==> flow/design.v <==
module MIPS(
	input clk,
	input rst_n,
	input cpu_en,
	input [7:0] data_read,
	input ram_send,
	input ram_receive,
	output reg cpu_send,
	output reg cpu_receive,
	output reg cpu_ready,
	output reg [15:0] data_addr,
	output reg [7:0] data_store,
	output reg [1:0] mem_ctrl, 
	output reg done
	);
	reg [15:0] R [7:0]; 
	reg [15:0] PC,IR;
	reg [3:0] OP;
	reg [2:0] funct; 
	reg [2:0] state,next_state;
	parameter IDLE = 3'b000,
				 IF = 3'b001,
				 ID = 3'b010,
				 EX = 3'b011,
				 MEM = 3'b100,
				 WB = 3'b101;
	always@(posedge clk)
	begin
		if(~(rst_n&cpu_en))
		begin
			state <= IDLE;
		end
		else
		begin
			case(next_state)
				IDLE:state <= IDLE;
				IF:state <= IF;
				ID:state <= ID;
				EX:state <= EX;
				MEM:state <= MEM;
				WB:state <= WB;
				default:state <= state;
			endcase
		end
	end
	reg [15:0] rs,rt;
	reg [5:0] im;
	reg [11:0] addr;
	reg [15:0] temp;
	reg [1:0] read_cnt;
	reg [1:0] write_cnt;
	reg delay_cnt;
	reg delay_en;
	always@(posedge clk) 
	begin
		if(~(rst_n&cpu_en))
		begin
			cpu_ready <= 1'b0;
			delay_cnt <= 1'b0;
		end
		else if(delay_en)
		begin
			if(delay_cnt)
				cpu_ready <= 1'b0; 
			else
			begin
				cpu_ready <= 1'b1;
				delay_cnt <= 1'b1;
			end
		end
		else
		begin
			cpu_ready <= 1'b0;
			delay_cnt <= 1'b0;
		end
	end
	wire [15:0]PC_1;
	assign PC_1 = PC + 16'd2;
	always@(posedge clk)
	begin
		if(~(rst_n&cpu_en))
		begin
			{R[0],R[1],R[2],R[3],R[4],R[5],R[6],R[7]} <= 128'd0;
			{PC,IR} <= 32'd0;
			{rs,rt} <= 32'd0;
			im <= 6'd0;
			addr <= 12'd0;
			temp <= 16'd0;
			{cpu_receive,cpu_send} <= 2'b00;
			next_state <= IDLE;
			data_addr <= 16'd0;
			data_store <= 8'd0;
			OP <= 4'd0;
			IR <= 16'd0;
			funct <= 3'd0;
			delay_en <= 1'b0;
			done <= 1'b0;
			mem_ctrl <= 2'd0; 
			read_cnt <= 2'd0;
			write_cnt <= 2'd0;
		end
		else
		begin
			case(state)
				IDLE:
				begin
					done <= 1'b0;
					next_state <= IF;
					read_cnt <= 2'd0;
					write_cnt <= 2'd0;
					{cpu_receive,cpu_send} <= 2'b00;
					mem_ctrl <= 2'b00; 
				end
				IF:
				begin
					mem_ctrl <= 2'b10; 
					{cpu_receive,cpu_send} <= 2'b00; 
					if(read_cnt == 2'd0)
					begin
						data_addr <= PC;
						delay_en <= 1'b1;
						if(cpu_receive && ram_send) 
						begin
							cpu_receive <= 1'b0;
							delay_en <= 1'b0;
							read_cnt <= 2'd1;
						end
						else if(ram_send) 
						begin
							IR[15:8] <= data_read;
							if(IR[15:8] == data_read)
								cpu_receive <= 1'b1;
							else
								cpu_receive <= 1'b0;
						end
						else
						begin
							IR[15:8] <= IR[15:8];
							read_cnt <= 2'd0;
						end
					end
					else if(read_cnt == 2'd1)
					begin
						data_addr <= PC + 16'd1;
						delay_en <= 1'b1;
						if(cpu_receive && ram_send) 
						begin
							cpu_receive <= 1'b0;
							delay_en <= 1'b0;
							read_cnt <= 2'd2;
						end
						else if(ram_send) 
						begin
							IR[7:0] <= data_read;
							if(IR[7:0] == data_read)
								cpu_receive <= 1'b1;
							else
								cpu_receive <= 1'b0;
						end
						else
						begin
							IR[7:0] <= IR[7:0];
							read_cnt <= 2'd1;
						end
					end
					else if(read_cnt == 2'd2)
					begin
						next_state <= ID;
						PC <= PC + 16'd2;
						read_cnt <= 2'd0;
						mem_ctrl <= 2'b00; 
						{cpu_receive,cpu_send} <= 2'b00;
					end
					else
					begin
						next_state <= IF;
						PC <= PC;
					end
				end
				ID:
				begin
					OP <= IR[15:12];
					case(IR[11:9])
						3'd0:rs <= R[0];
						3'd1:rs <= R[1];
						3'd2:rs <= R[2];
						3'd3:rs <= R[3];
						3'd4:rs <= R[4];
						3'd5:rs <= R[5];
						3'd6:rs <= R[6];
						3'd7:rs <= R[7];
						default:rs <= 16'd0;
					endcase
					case(IR[8:6])
						3'd0:rt <= R[0];
						3'd1:rt <= R[1];
						3'd2:rt <= R[2];
						3'd3:rt <= R[3];
						3'd4:rt <= R[4];
						3'd5:rt <= R[5];
						3'd6:rt <= R[6];
						3'd7:rt <= R[7];
						default:rt <= 16'd0;
					endcase
					funct <= IR[2:0];
					im <= IR[5:0];
					addr <= IR[11:0];
					next_state <= EX;
				end
				EX:
				begin
					if(OP == 4'b0000) 
					begin
						case(funct)
							3'b000,3'b001:temp <= rs + rt; 
							3'b010,3'b011:temp <= rs - rt; 
							3'b100:temp <= (rs < rt) ? 16'd1:16'd0; 
							3'b101:temp <= rs & rt; 
							3'b110:temp <= rs | rt; 
							3'b111:PC <= rs; 
							default:temp <= 16'd0;
						endcase
					end
					else if(OP[3]) 
					begin
						case(OP)
							4'b1000:temp <= rs + {10'd0,im}; 
							4'b1001:temp <= rs - {10'd0,im}; 
							4'b1010:temp <= rs & {10'd0,im}; 
							4'b1011:temp <= rs | {10'd0,im}; 
							4'b1110:PC <= (rs==rt) ? (PC+16'd2+im<<1):PC; 
							4'b1111:PC <= (rs!=rt) ? (PC+16'd2+im<<1):PC; 
							default:temp <= 16'd0;
						endcase
					end
					else if(OP[2]) 
					begin
						if(OP == 4'b0100) 
							PC <= {PC_1[15:12],addr};
						else if(OP == 4'b0101) 
						begin
							R[7] <= PC;
							PC <= {PC_1[15:12],addr};
						end
					end
					else
						next_state <= IDLE;
					next_state <= MEM;
					read_cnt <= 2'd0;
					write_cnt <= 2'd0;
					data_addr <= 16'd0;
				end
				MEM:
				begin
					case(OP)
						4'b1100: 
							begin
								mem_ctrl <= 2'b10; 
								{cpu_receive,cpu_send} <= 2'b00; 
								if(read_cnt == 2'd0)
								begin
									data_addr <= rs + {10'd0,im};
									delay_en <= 1'b1;
									if(cpu_receive && ram_send) 
									begin
										cpu_receive <= 1'b0;
										delay_en <= 1'b0;
										read_cnt <= 2'd1;
									end
									else if(ram_send) 
									begin
										temp[15:8] <= data_read;
										if(temp[15:8] == data_read)
											cpu_receive <= 1'b1;
										else
											cpu_receive <= 1'b0;
									end
									else
									begin
										temp[15:8] <= temp[15:8];
										read_cnt <= 2'd0;
									end
								end
								else if(read_cnt == 2'd1)
								begin
									data_addr <= rs + {10'd0,im} + 16'd1;
									delay_en <= 1'b1;
									if(cpu_receive && ram_send) 
									begin
										cpu_receive <= 1'b0;
										delay_en <= 1'b0;
										read_cnt <= 2'd2;
									end
									else if(ram_send) 
									begin
										temp[7:0] <= data_read;
										if(temp[7:0] == data_read)
											cpu_receive <= 1'b1;
										else
											cpu_receive <= 1'b0;
									end
									else
									begin
										temp[7:0] <= temp[7:0];
										read_cnt <= 2'd1;
									end
								end
								else if(read_cnt == 2'd2)
								begin
									next_state <= WB;
									read_cnt <= 2'd0;
									mem_ctrl <= 2'b00; 
									{cpu_receive,cpu_send} <= 2'b00;
								end
								else
								begin
									next_state <= MEM;
									temp <= temp;
								end
							end
						4'b1101: 
							begin
								mem_ctrl <= 2'b01; 
								{cpu_receive,cpu_send} <= 2'b00; 
								if(write_cnt == 2'd0)
								begin
									data_addr <= rs + {10'd0,im};
									data_store <= rt[15:8];
									if(cpu_send && ram_receive)
									begin
										cpu_send <= 1'b0;
										write_cnt <= 2'd1;
									end
									else if(data_store == rt[15:8])
										cpu_send <= 1'b1;
									else
									begin
										cpu_send <= 1'b0;
										write_cnt <= 2'd0;
									end
								end
								else if(write_cnt == 2'd1)
								begin
									data_addr <= rs + {10'd0,im} + 16'd1;
									data_store <= rt[7:0];
									if(cpu_send && ram_receive)
									begin
										cpu_send <= 1'b0;
										write_cnt <= 2'd2;
									end
									else if(data_store == rt[7:0])
										cpu_send <= 1'b1;
									else
									begin
										cpu_send <= 1'b0;
										write_cnt <= 2'd1;
									end
								end
								else if(write_cnt == 2'd2)
								begin
									next_state <= WB;
									write_cnt <= 2'd0;
									mem_ctrl <= 2'b00; 
									{cpu_receive,cpu_send} <= 2'b00;
								end
								else
								begin
									next_state <= MEM;
									write_cnt <= write_cnt;
								end
							end
						default:
							begin
								mem_ctrl <= 2'b00; 
								temp <= temp;
								data_store <= 8'd0;
								data_addr <= 8'd0;
								next_state <= WB;
							end
					endcase
				end
				WB:
				begin
					if(OP == 4'b0000) 
					begin
						case(IR[5:3])
							3'd0:R[0] <= temp;
							3'd1:R[1] <= temp;
							3'd2:R[2] <= temp;
							3'd3:R[3] <= temp;
							3'd4:R[4] <= temp;
							3'd5:R[5] <= temp;
							3'd6:R[6] <= temp;
							3'd7:R[7] <= temp;
						endcase
					end
					else if(OP[3]) 
					begin
						if((OP[3:2] == 2'b10) | (OP == 4'b1100)) 
						begin
							case(IR[8:6])
								3'd0:R[0] <= temp;
								3'd1:R[1] <= temp;
								3'd2:R[2] <= temp;
								3'd3:R[3] <= temp;
								3'd4:R[4] <= temp;
								3'd5:R[5] <= temp;
								3'd6:R[6] <= temp;
								3'd7:R[7] <= temp;
							endcase
						end
					end
					else 
						{R[0],R[1],R[2],R[3],R[4],R[5],R[6],R[7]} <= {R[0],R[1],R[2],R[3],R[4],R[5],R[6],R[7]};
					done <= 1'b1;
					next_state <= IDLE;
				end
			endcase
		end
	end
endmodule
Reports on MIPS
The steps from the RTL of MIPS to its reports follow in flow order.
Line numbers count from 1 in the design file above.
Operators carry their Yosys type and port widths (W data, S select, Z words).
Library cell names are shortened.
{ "design": {"top": "MIPS", "clock_port": "clk", "cell_library": "sky130hd", "lib_corner": "tt_025C_1v80"} }

Word level
Source: Yosys, flattened and elaborated. Widths are those after wreduce. Registers that Yosys merges into a memory's read port (data or address) are not register bits. Print and check cells do not count. Equal cells are merged and count once.
{ "op_classes": {"mux": 161, "equal": 108, "reduce_and_logical": 59, "compare": 1, "n_logic": 9, "n_addsub": 8} }
{ "ops": {"columns": ["cell", "count"], "rows": [
  ["$mux W16", 62],
  ["$pmux W16 S8", 2],
  ["$pmux W8 S5", 4],
  ["$pmux W16 S2", 4],
  ["$mux W8", 13],
  ["$eq A3 B3 Y1 const B", 20],
  ["$eq A8 B8 Y1", 6],
  ["$pmux W16 S3", 1],
  ["$pmux W8 S2", 3],
  ["$reduce_and A5 Y1", 9],
  ["$ne A3 B3 Y1 const B", 14],
  ["$mux W2", 20],
  ["$eq A3 B2 Y1 const B", 12],
  ["$pmux W3 S6", 2],
  ["$mux W1", 33],
  ["$add A16 B1 Y16 const B", 2],
  ["$reduce_bool A2 Y1", 16],
  ["$eq A4 B4 Y1 const B", 8],
  ["$ne A2 B2 Y1 const B", 15],
  ["$ne A5 B5 Y1 const B", 5],
  ["$reduce_and A10 Y1", 2],
  ["$ne A4 B4 Y1 const B", 5],
  ["$eq A3 B1 Y1 const B", 6],
  ["$logic_not A3 Y1", 6],
  ["$mux W3", 6],
  ["$add A16 B16 Y16", 1],
  ["$sub A16 B16 Y16", 1],
  ["$lt A16 B16 Y1", 1]
]} }
Other operator kinds: 35; their cells: 67.
{ "bits": {"regBits": 275, "wordCells": 378} }

Depth
Depth = most cells in a row (Yosys ltp): at word level without a register or memory, in the mapped netlist without a sequential cell, where the memories' decode and read muxes count.
{ "logic_depth": {"depth_word": 8, "ABC_AREA": 1, "ltp_mapped": 20, "depth_no_buf": 19} }

After synthesis
The flow's flattened synthesis, as Yosys stat reports it; memories are mapped. The netlist is that of the ABC_AREA named above (0 if unset); the other value can give another one.
Totals and module areas in this step are rounded.
{ "mapped": {"sequential_area_um2": 5485, "yosys_area_um2": 17970, "ff_cells": 274, "mapped_cells": 2725, "buf_cells": 151} }
{ "by_type": {"columns": ["cell", "count", "type_area_um2"], "rows": [
  ["dfxtp_1", 274, 5.49E+03],
  ["o21ai_0", 338, 1.69E+03],
  ["nand2_1", 444, 1.67E+03],
  ["a21oi_1", 275, 1376.32],
  ["inv_1", 300, 1126.08],
  ["nor2_1", 268, 1.01E+03],
  ["ha_1", 75, 938.4],
  ["nand3_1", 144, 720.691],
  ["xor2_1", 47, 411.645],
  ["clkbuf_1", 108, 405.389],
  ["o22ai_1", 59, 369.104],
  ["a221oi_1", 40, 350.336],
  ["a31oi_1", 51, 319.056],
  ["nor3_1", 38, 190.182],
  ["nand4_1", 30, 187.68],
  ["buf_2", 31, 155.149],
  ["a211oi_1", 20, 150.144],
  ["o221ai_1", 14, 122.618]
]} }
Other cell types: 38; their cells: 169.

Timing after synthesis
OpenSTA on the mapped netlist: ideal clock, no wires. The path of least setup slack (recovery checks aside). Input and output delay are each 20% of the period. Register names are those of the netlist, which keeps one name where synthesis merged equal registers.
{ "synth_timing": {"path_kind": "input port to flip-flop", "from": "in rst_n", "to": "reg next_state", "clock_period_ns": 10.0, "path_delay_ns": 1.094, "t_arrival_ns": 2.956, "n_path_buf": 0, "setup_time_ns": 0.138, "input_delay_ns": 2.000, "path_slack_ns": 6.906, "driving_pins": 6, "period_less_setup_slack_ns": 3.094} }
"path_delay_ns" is the arrival time less input delay plus setup time.
"driving_pins" counts driving pins, that of a launching flip-flop among them; a cell with two outputs on the path counts twice.
"period_less_setup_slack_ns" = period - worst setup slack (recovery checks aside). The figure is calculated, with input and output delays left at 20% of the set period.
An end named without its bit number is one bit of that signal or, where synthesis recoded a state register, one of its new flip-flops.
A register here has more assigning lines than the two given.
{ "synth_between": {"path_cell_list": "nand2_1 > clkinv_1 > nand2_1 > o21ai_0 > a21oi_1 > o211ai_1"} }
{ "synth_rtl": {"columns": ["item", "line_no", "text"], "rows": [
  ["from (decl)", 3, "input rst_n,"],
  ["to (assign)", 90, "next_state <= IDLE;"],
  ["to (assign)", 108, "next_state <= IF;"],
  ["to (decl)", 20, "reg [2:0] state,next_state;"]
]} }
Chain of elaborated cells between the ends: none given.

Timing after layout
Path of least setup slack in the final report of entry A (OpenROAD, finished layout, wires in). Where an end is a register, its clock arrival counts in the times.
{ "layout_timing": {"path_kind": "flip-flop to flip-flop", "from": "reg IR[6]", "to": "reg rt[8]", "path_slack_ns": 0.66, "clock_period_ns": 3.43, "setup_time_ns": 0.18, "n_path_buf": 1, "t_arrival_ns": 3.15, "driving_pins": 9} }
The rows between start and end are the longest chain of elaborated cells between them; the timing report does not say that the signal goes this way. Where chains are equally long, one stands for them.
A line is the first line of the expression or statement that the cell stems from. Yosys adds cells for indexed reads and writes and turns some case tables into memories.
A register here has more assigning lines than the two given.
{ "layout_between": {"path_cell_list": "dfxtp_1 > inv_1 > nand3_1 > buf_4 > inv_1 > nand2_1 > o21ai_0 > a2111oi_0 > a31oi_1", "elab_chain_cells": 2} }
{ "layout_rtl": {"columns": ["item", "line_no", "text"], "rows": [
  ["from (decl)", 17, "reg [15:0] PC,IR;"],
  ["from (assign)", 154, "IR[7:0] <= data_read;"],
  ["from (assign)", 162, "IR[7:0] <= IR[7:0];"],
  ["$eq A3 B3 Y1", 194, "case(IR[8:6])"],
  ["$pmux W16 S8", 194, null],
  ["to (assign)", 195, "3'd0:rt <= R[0];"],
  ["to (assign)", 196, "3'd1:rt <= R[1];"],
  ["to (decl)", 46, "reg [15:0] rs,rt;"]
]} }

Hand-over note for MIPS

3 stored runs of MIPS in the flow (synthesis by Yosys, layout by OpenROAD, sky130hd cells), in arbitrary order. Constraints: input delay and output delay 20% of the set period each, output load 0.01 pF.
"achieved period" is the run's clock period less its worst setup slack. It is reckoned from that one timing run; input and output delays stay at 20% of the period that was set.
"worst path time" is the time allowed to the run's worst setup path (the clock period less input and output delay, where it has them) less its slack. Clock arrival times count: a late capture clock shortens it, a late launch clock lengthens it.
"total power after layout": no workload was simulated; the value follows from the tool's default switching activity.
Values from the reports are rounded here.

==> entry A: settings <==
{ "ABC_AREA": 1, "CAP_MARGIN": 15, "CELL_PAD_IN_SITES_DETAIL_PLACEMENT": 0, "CORE_MARGIN": 7, "CORE_UTILIZATION": 64, "GPL_ROUTABILITY_DRIVEN": 0, "MIN_ROUTING_LAYER": "met1", "PLACE_DENSITY_LB_ADDON": 0.24, "SETUP_SLACK_MARGIN": 0.61, "TNS_END_PERCENT": 100, "period_ns": 3.43, "SLEW_MARGIN": 20 }
==> entry A: results <==
synthesized cell area: 17970 sq um
achieved period: 2.773 ns
total power after layout: 0.006927 W
std-cell area (final layout): 20240 sq um
smallest hold slack: 0.397 ns
utilization: 73.1 %
full die area: 32970 sq um
worst slack on setup checks: 0.657 ns
worst path time: 2.77 ns
critical path type: flip-flop to flip-flop
summed negative setup slack: 0.000 ns

==> entry B: settings <==
{ "ABC_AREA": 1, "CAP_MARGIN": 15, "CELL_PAD_IN_SITES_DETAIL_PLACEMENT": 0, "CORE_MARGIN": 2, "CORE_UTILIZATION": 64, "CTS_CLUSTER_SIZE": 90, "GPL_ROUTABILITY_DRIVEN": 0, "MAX_ROUTING_LAYER": "met4", "MIN_ROUTING_LAYER": "met1", "PLACE_DENSITY_LB_ADDON": 0.24, "TNS_END_PERCENT": 100, "period_ns": 7.78, "SLEW_MARGIN": 20 }
==> entry B: results <==
synthesized cell area: 17970 sq um
achieved period: 4.257 ns
total power after layout: 0.002845 W
std-cell area (final layout): 19290 sq um
smallest hold slack: 0.389 ns
utilization: 69.6 %
full die area: 29440 sq um
worst slack on setup checks: 3.523 ns
worst path time: 4.26 ns
critical path type: flip-flop to flip-flop
summed negative setup slack: 0.000 ns

==> entry C: settings <==
{ "CORE_UTILIZATION": 23, "period_ns": 4.36, "CAP_MARGIN": 20, "CORE_MARGIN": 2, "SLEW_MARGIN": 20 }
==> entry C: results <==
synthesized cell area: 18840 sq um
achieved period: 4.066 ns
total power after layout: 0.005719 W
std-cell area (final layout): 21610 sq um
smallest hold slack: 0.386 ns
utilization: 26.7 %
full die area: 84210 sq um
worst slack on setup checks: 0.294 ns
worst path time: 4.07 ns
critical path type: flip-flop to flip-flop
summed negative setup slack: 0.000 ns

End of note.
